==> flow/design.v <==
module FpCustomAddSub 
# (
	parameter	ManWidth	=	16,
	parameter	ExpWidth	=	6
)
(Rst_i,Clk_i,A_i,B_i,AddSub_i,Nd_i,Result_o,ResultValid_o);	
	function integer Log2;
	input integer value;
		begin
			Log2 = 0;
			while (value > 1) begin
				value   = value >> 1;
				Log2    = Log2 + 1;
			end
		end
	endfunction
	localparam	InOutWidth	=	1+ExpWidth+ManWidth;
	localparam	ExtManWidth	=	ManWidth+1;
	localparam	Stages	=	Log2(InOutWidth);
	input	Rst_i;
	input	Clk_i;
	input	[InOutWidth-1:0]	A_i;
	input	[InOutWidth-1:0]	B_i;
	input	AddSub_i;
	input	Nd_i;
	output	[InOutWidth-1:0]	Result_o;
	output	ResultValid_o;
	wire	signB	=	B_i[InOutWidth-1]^AddSub_i;
	wire	[InOutWidth-2:0]	absA	=	A_i[InOutWidth-2:0];
	wire	[InOutWidth-2:0]	absB	=	B_i[InOutWidth-2:0];
	reg		[InOutWidth-1:0]	muxA;
	reg		[InOutWidth-1:0]	muxB;
	reg	impliedA;
	reg	impliedB;
	reg	[InOutWidth-1:0]	muxAReg;
	reg	[InOutWidth-1:0]	muxBReg;
	reg	[ExpWidth-1:0]		expDiff;
	reg	addSubOrepation;
	wire	[ManWidth:0]	manA	=	{impliedA,	muxAReg[ManWidth-1:0]};
	wire	[ManWidth:0]	manB	=	{impliedB,	muxBReg[ManWidth-1:0]};
	reg	[ManWidth:0]	manANorm;
	reg	[ManWidth:0]	manBNorm;
	reg	addSubOrepationReg;
	reg	[ExtManWidth:0]	manSum;
	wire	[Stages-1:0]	distance;
	wire	[ExtManWidth+1:0]	dataArray	[0:Stages];
	wire	[Stages+1:0]	distanceR	=	{2'b00,distanceR1};
	reg		[ExtManWidth-1:0]	manSumReg;
	wire	[ExtManWidth-1:0]	normCMan	=	manSumReg	<<	distanceR1[Stages-1:0];	 
	reg	[ManWidth-1:0]	manC;
	reg	[ExpWidth-1:0]	expAPipe	[0:4];
	reg	[ExpWidth-1:0]	expC;
	reg	[4:0]	signC;
	reg	[8:0]	valid;
	assign  dataArray [0]	=	manSum;		
	assign	Result_o	=	{signC[4],expC,manC};
	assign	ResultValid_o	=	valid[4];
	always	@(*)	begin
		if	(absA<absB)	begin
			muxA	<=	{signB,absB};
			muxB	<=	{A_i[InOutWidth-1],absA};
		end	else	begin
			muxA	<=	{A_i[InOutWidth-1],absA};
			muxB	<=	{signB,absB};
		end 
	end
	always	@(posedge	Clk_i)	begin
		if	(muxA	[InOutWidth-2 -:ExpWidth]	==	8'h00)	begin	 
			impliedA	<=	1'b0;	 
		end	else	begin
			impliedA	<=	1'b1;	 
		end
		if	(muxB	[InOutWidth-2 -:ExpWidth]	==	8'h00)	begin	 
			impliedB	<=	1'b0;
		end	else	begin
			impliedB	<=	1'b1;
		end
		muxAReg	<=	muxA;
		muxBReg	<=	muxB;
		expDiff	<=	muxA[InOutWidth-2 -:ExpWidth]	-	muxB[InOutWidth-2 -:ExpWidth];	 
		addSubOrepation	<=	muxA[InOutWidth-1]	^	muxB[InOutWidth-1];	 
	end
	always	@(posedge	Clk_i)	begin
		manANorm	<=	manA;
		manBNorm	<=	manB	>>	expDiff;	 
		addSubOrepationReg <= addSubOrepation;
	end
	always	@(posedge	Clk_i)	begin
		if	(Rst_i)	begin
			manSum	<=	{ExtManWidth{1'b0}};
		end	else	if	(!addSubOrepationReg)	begin
			manSum	<=	{1'b0,	manANorm}	+	{1'b0,	manBNorm};
		end	else	begin
			manSum	<=	{1'b0,	manANorm}	-	{1'b0,	manBNorm};
		end
	end
	genvar	i;
	generate	
		for (i=0; i<Stages; i=i+1)	begin: searchMSB
			wire [ExtManWidth+1:0] dataIn;	
			wire [ExtManWidth+1:0] shitedDataOut;
			wire [ExtManWidth+1:0] dataOut;
			assign  dataIn = dataArray[i];
			wire    shiftDesired = ~|(dataIn[ExtManWidth+1:ExtManWidth+1-(1 << (Stages-1-i))]);
			assign  distance[(Stages-1-i)] = shiftDesired;		
			assign  shitedDataOut = dataIn << (1 << (Stages-1-i));	
			assign  dataOut = shiftDesired ? shitedDataOut : dataIn;	
			assign  dataArray[i+1] = dataOut;
		end
		reg	[Stages-1:0]	distanceR1;
		always	@(posedge	Clk_i)	begin
			distanceR1	<=	distance;
		end
	endgenerate	
	always	@(posedge	Clk_i)	begin
		manSumReg	<=	manSum	[ExtManWidth-1 -:ExtManWidth];
	end
	always	@(posedge	Clk_i)	begin
		if	(Rst_i)	begin
			manC	<=	{ManWidth{1'b0}};
		end	else	begin
			manC	<=	normCMan	[ExtManWidth-1 -:ManWidth];	 
		end
	end
	always	@(posedge	Clk_i)	begin	
		expAPipe[0]	<=	muxA[InOutWidth-2 -:ExpWidth];	 
		expAPipe[1]	<=	expAPipe[0];
		expAPipe[2]	<=	expAPipe[1];
		expAPipe[3]	<=	expAPipe[2];
		expAPipe[4]	<=	expAPipe[3];
	end
	always	@(posedge	Clk_i)	begin
		if	(&distanceR1)	begin
			expC	<=	{ExpWidth{1'b0}};
		end	else	begin
			if	(expAPipe[3]	>=	distanceR)	begin
				expC	<=	expAPipe[3]-distanceR+1;			 
			end	else	begin
				expC	<=	{{ExpWidth+1{1'b0}},1'b1};
			end
		end	
	end
	always	@(posedge	Clk_i)	begin
		signC	<=	{signC[3:0],	muxA[InOutWidth-1]};
	end
	always	@(posedge	Clk_i)	begin
		valid	<=	{valid[7:0],Nd_i};
	end	
endmodule
Reports on FpCustomAddSub
The steps from the RTL of FpCustomAddSub to its reports follow in flow order.
Line numbers count from 1 in the design file above.
Operators: Yosys type, input widths -> output width; for muxes data width and select width s.
Library cell names are shortened.
{ "setup": {"design": "FpCustomAddSub", "clock": "Clk_i", "cell_library": "sky130hd", "lib_corner": "tt_025C_1v80"} }

Word-level counts
Counts by Yosys on the flattened word-level netlist (proc, flatten, opt, wreduce). Print and check cells are left out. Cells with the same type and inputs are merged into one.
{ "word_totals": {"regBits": 171, "in_bits": 50, "wordCells": 54} }
{ "op_classes": {"n_addsub": 5, "cmp": 2, "shifts": 2, "n_mux": 9, "logic": 3, "reduce_logical": 12} }
{ "ops": {"columns": ["operator", "count"], "rows": [
  ["$mux 19", 3],
  ["$mux 23", 2],
  ["$lt 22x22->1", 1],
  ["$add 17x17->18", 1],
  ["$sub 17x17->18", 1],
  ["$mux 18", 1],
  ["$shl 17x4->17", 1],
  ["$shr 17x6->17", 1],
  ["$logic_not 6->1", 2],
  ["$reduce_or 8->1", 1],
  ["$add 6x2->6 const B", 1],
  ["$sub 6x4->6", 1],
  ["$ge 6x4->1", 1],
  ["$sub 6x6->6", 1],
  ["$reduce_or 5->1", 1],
  ["$logic_not 1->1", 4],
  ["$reduce_or 2->1", 2],
  ["$reduce_and 4->1", 1],
  ["$reduce_or 3->1", 1],
  ["$mux 1", 3],
  ["$xor 1x1->1", 2],
  ["$not 1->1", 1]
]} }

Depth
Yosys ltp: most cells in a row. Word level: on the elaborated netlist, between registers, memories and ports. Mapped: between sequential cells and ports; inverters and the memories' decode and read muxes count.
{ "depth": {"ltp_word": 8, "abc_area": 1, "ltp_mapped": 21, "depth_no_buf": 20} }

Mapped cells and area
Yosys stat after the flow's synthesis: flattened, memories mapped to cells. It holds for the ABC_AREA given above (unset counts as 0); a run with the other value may have another netlist.
The area totals of this step are shown rounded.
{ "types": {"columns": ["type", "count"], "rows": [
  ["dfxtp_1", 171],
  ["nand2_1", 273],
  ["ha_1", 52],
  ["o21ai_0", 111],
  ["inv_1", 117],
  ["a21oi_1", 61],
  ["nor2_1", 71],
  ["nand3_1", 43],
  ["xor2_1", 18],
  ["clkbuf_1", 25],
  ["fa_1", 3],
  ["nand4_1", 9],
  ["o31ai_1", 7],
  ["nor3_1", 9],
  ["mux2i_1", 3],
  ["a31oi_1", 3],
  ["or2_2", 3],
  ["nand3_4", 1]
]} }
Other cell types: 24; their cells: 34.
{ "mapped": {"mapped_cells": 1014, "synth_area_um2": 7670, "ff_cells": 171, "buffers": 29} }

Worst setup path after synthesis
OpenSTA on the mapped netlist: ideal clock, no wires. The path of least setup slack (recovery checks aside). Input and output delay are each 20% of the period. Register names are those of the netlist, which keeps one name where synthesis merged equal registers.
{ "synth_path": {"path_type": "input -> register", "start": "in B_i[20]", "end": "reg expDiff[4]", "period_ns": 4.5, "in_delay_ns": 0.900, "setup_ns": 0.112, "launch_ns": 0.900, "arrival_ns": 2.753, "t_required_ns": 4.388, "setup_slack_ns": 1.634, "path_delay_ns": 1.965, "driving_pins": 19, "n_path_buf": 1, "period_less_setup_slack_ns": 2.866} }
"path_delay_ns" is the arrival time less input delay plus setup time.
"driving_pins" counts driving pins, that of a launching flip-flop among them; a cell with two outputs on the path counts twice.
"period_less_setup_slack_ns" is the clock period less the worst setup slack; recovery checks do not enter. This is arithmetic on one report: input and output delays are still those of the set period (20% each).
Between the ends stands the longest chain of elaborated cells between them, by number of cells; it is not shown to be the way that was timed. Of several equally long chains one is given.
Each line given opens the expression or statement behind the cell; cells for indexed reads and writes are added by Yosys, which also makes memories of some case tables.
{ "synth_between": {"cell_sequence": "inv_1 ha_1 nand2_1 nor2_2 nand2_1 nor2_1 nand2_2 nand3_4 buf_6 nand2_1 o21ai_1 nand2_1 ha_1 inv_1 nand2_1 nand3_1 nand2_1 nand2_1 nand2_1", "elab_chain_cells": 3} }
{ "synth_rtl": {"columns": ["item", "line_no", "text"], "rows": [
  ["from (decl)", 23, "input [InOutWidth-1:0] B_i;"],
  ["$lt 22x22->1", 59, "if (absA<absB) begin"],
  ["$mux 23", 59, null],
  ["$sub 6x6->6", 80, "expDiff <= muxA[InOutWidth-2 -:ExpWidth] - muxB[InOutWidth-2 -:ExpWidth];"],
  ["to (assign)", 80, null],
  ["to (decl)", 37, "reg [ExpWidth-1:0] expDiff;"]
]} }

Worst path after layout
Path of least setup slack in the final report of record 1 (OpenROAD, finished layout, wires in). Where an end is a register, its clock arrival counts in the times.
{ "layout_path": {"path_type": "input -> register", "start": "in B_i[19]", "end": "reg expDiff[4]", "period_ns": 4.5, "in_delay_ns": 0.90, "setup_ns": 0.10, "launch_ns": 0.90, "arrival_ns": 3.57, "t_required_ns": 4.82, "setup_slack_ns": 1.25, "driving_pins": 20, "n_path_buf": 2} }
Between the ends stands the longest chain of elaborated cells between them, by number of cells; it is not shown to be the way that was timed. Of several equally long chains one is given.
{ "layout_between": {"cell_sequence": "clkdlybuf4s50_1 inv_1 ha_1 nand2_1 nor2_2 nand2_1 nor2_1 nand2_2 nand3_4 buf_6 nand2_1 o21ai_2 nand2_1 ha_1 inv_1 nand2_1 nand3_1 nand2_1 nand2_1 nand2_1", "elab_chain_cells": 3} }
{ "layout_rtl": {"columns": ["item", "line_no", "text"], "rows": [
  ["from (decl)", 23, "input [InOutWidth-1:0] B_i;"],
  ["$lt 22x22->1", 59, "if (absA<absB) begin"],
  ["$mux 23", 59, null],
  ["$sub 6x6->6", 80, "expDiff <= muxA[InOutWidth-2 -:ExpWidth] - muxB[InOutWidth-2 -:ExpWidth];"],
  ["to (assign)", 80, null],
  ["to (decl)", 37, "reg [ExpWidth-1:0] expDiff;"]
]} }

Add stored flow runs of FpCustomAddSub

Stored flow runs of FpCustomAddSub (2 of them; Yosys, OpenROAD, sky130hd). They differ in their settings and are not a sequence. Constraints: input delay and output delay 20% of the set period each, output load 0.01 pF.
"period_less_ws_ns" means the clock period less the worst setup slack. The figure is calculated, with input and output delays left at 20% of the set period.
"timing.worst_path_ns" is the time allowed to the run's worst setup path (the clock period less input and output delay, where it has them) less its slack. Clock arrival times count: a late capture clock shortens it, a late launch clock lengthens it.
The results are shown rounded.

Record 1
==> flow/run.sh <==
#!/bin/bash
# the make line also repeats the synthesis and layout settings of config.mk as NAME=value (left out here)
make -C /OpenROAD-flow-scripts/flow DESIGN_CONFIG=/design/flow/config.mk WORK_HOME=/design/flow/orfs CLKGATE_MAP_FILE= finish
==> flow/config.mk <==
export PLATFORM = sky130hd
export DESIGN_NAME = FpCustomAddSub
export DESIGN_NICKNAME = FpCustomAddSub
export VERILOG_FILES = /design/flow/design.v
export SDC_FILE = /design/flow/constraint.sdc
export NUM_CORES = 4
export LEC_CHECK = 0
export ABC_AREA = 1
export CAP_MARGIN = 20
export CORE_MARGIN = 9
export CORE_UTILIZATION = 40
export CTS_CLUSTER_DIAMETER = 119
export CTS_CLUSTER_SIZE = 78
export GPL_TIMING_DRIVEN = 0
export SLEW_MARGIN = 20
==> flow/constraint.sdc <==
create_clock -name core_clock -period 4.5 [get_ports {Clk_i}]
set_input_delay 0.9000 -clock core_clock [delete_from_list [all_inputs] [get_ports {Clk_i}]]
set_output_delay 0.9000 -clock core_clock [all_outputs]
set_load 0.01 [all_outputs]

==> results of record 1, as JSON <==
{
  "holdWs_ns": 0.326,
  "fin_tns_ns": 0.000,
  "period_less_ws_ns": 3.249,
  "timing.worst_path_ns": 2.35,
  "critical_path_type": "input -> register",
  "design_die_area_um2": 24500,
  "finalCellArea_um2": 9300,
  "synth_area_um2": 7670,
  "setup_ws_ns": 1.25
}

Record 2
==> flow/run.sh <==
#!/bin/bash
# the make line also repeats the synthesis and layout settings of config.mk as NAME=value (left out here)
make -C /OpenROAD-flow-scripts/flow DESIGN_CONFIG=/design/flow/config.mk WORK_HOME=/design/flow/orfs CLKGATE_MAP_FILE= finish
==> flow/config.mk <==
export PLATFORM = sky130hd
export DESIGN_NAME = FpCustomAddSub
export DESIGN_NICKNAME = FpCustomAddSub
export VERILOG_FILES = /design/flow/design.v
export SDC_FILE = /design/flow/constraint.sdc
export NUM_CORES = 4
export LEC_CHECK = 0
export ABC_AREA = 1
export CAP_MARGIN = 40
export CELL_PAD_IN_SITES_DETAIL_PLACEMENT = 1
export CELL_PAD_IN_SITES_GLOBAL_PLACEMENT = 2
export CORE_MARGIN = 6
export CORE_UTILIZATION = 15
export CTS_CLUSTER_DIAMETER = 92
export CTS_CLUSTER_SIZE = 84
export GPL_ROUTABILITY_DRIVEN = 1
export GPL_TIMING_DRIVEN = 0
export MAX_ROUTING_LAYER = met4
export MIN_ROUTING_LAYER = met1
export PLACE_DENSITY_LB_ADDON = 0.03
export SETUP_SLACK_MARGIN = 0.62
export SLEW_MARGIN = 0
export TNS_END_PERCENT = 55
==> flow/constraint.sdc <==
create_clock -name core_clock -period 2.65 [get_ports {Clk_i}]
set_input_delay 0.5300 -clock core_clock [delete_from_list [all_inputs] [get_ports {Clk_i}]]
set_output_delay 0.5300 -clock core_clock [all_outputs]
set_load 0.01 [all_outputs]

==> results of record 2, as JSON <==
{
  "holdWs_ns": 0.310,
  "fin_tns_ns": 0.000,
  "period_less_ws_ns": 2.648,
  "timing.worst_path_ns": 2.65,
  "critical_path_type": "register -> register",
  "design_die_area_um2": 56700,
  "finalCellArea_um2": 11900,
  "synth_area_um2": 7670,
  "setup_ws_ns": 0.002
}
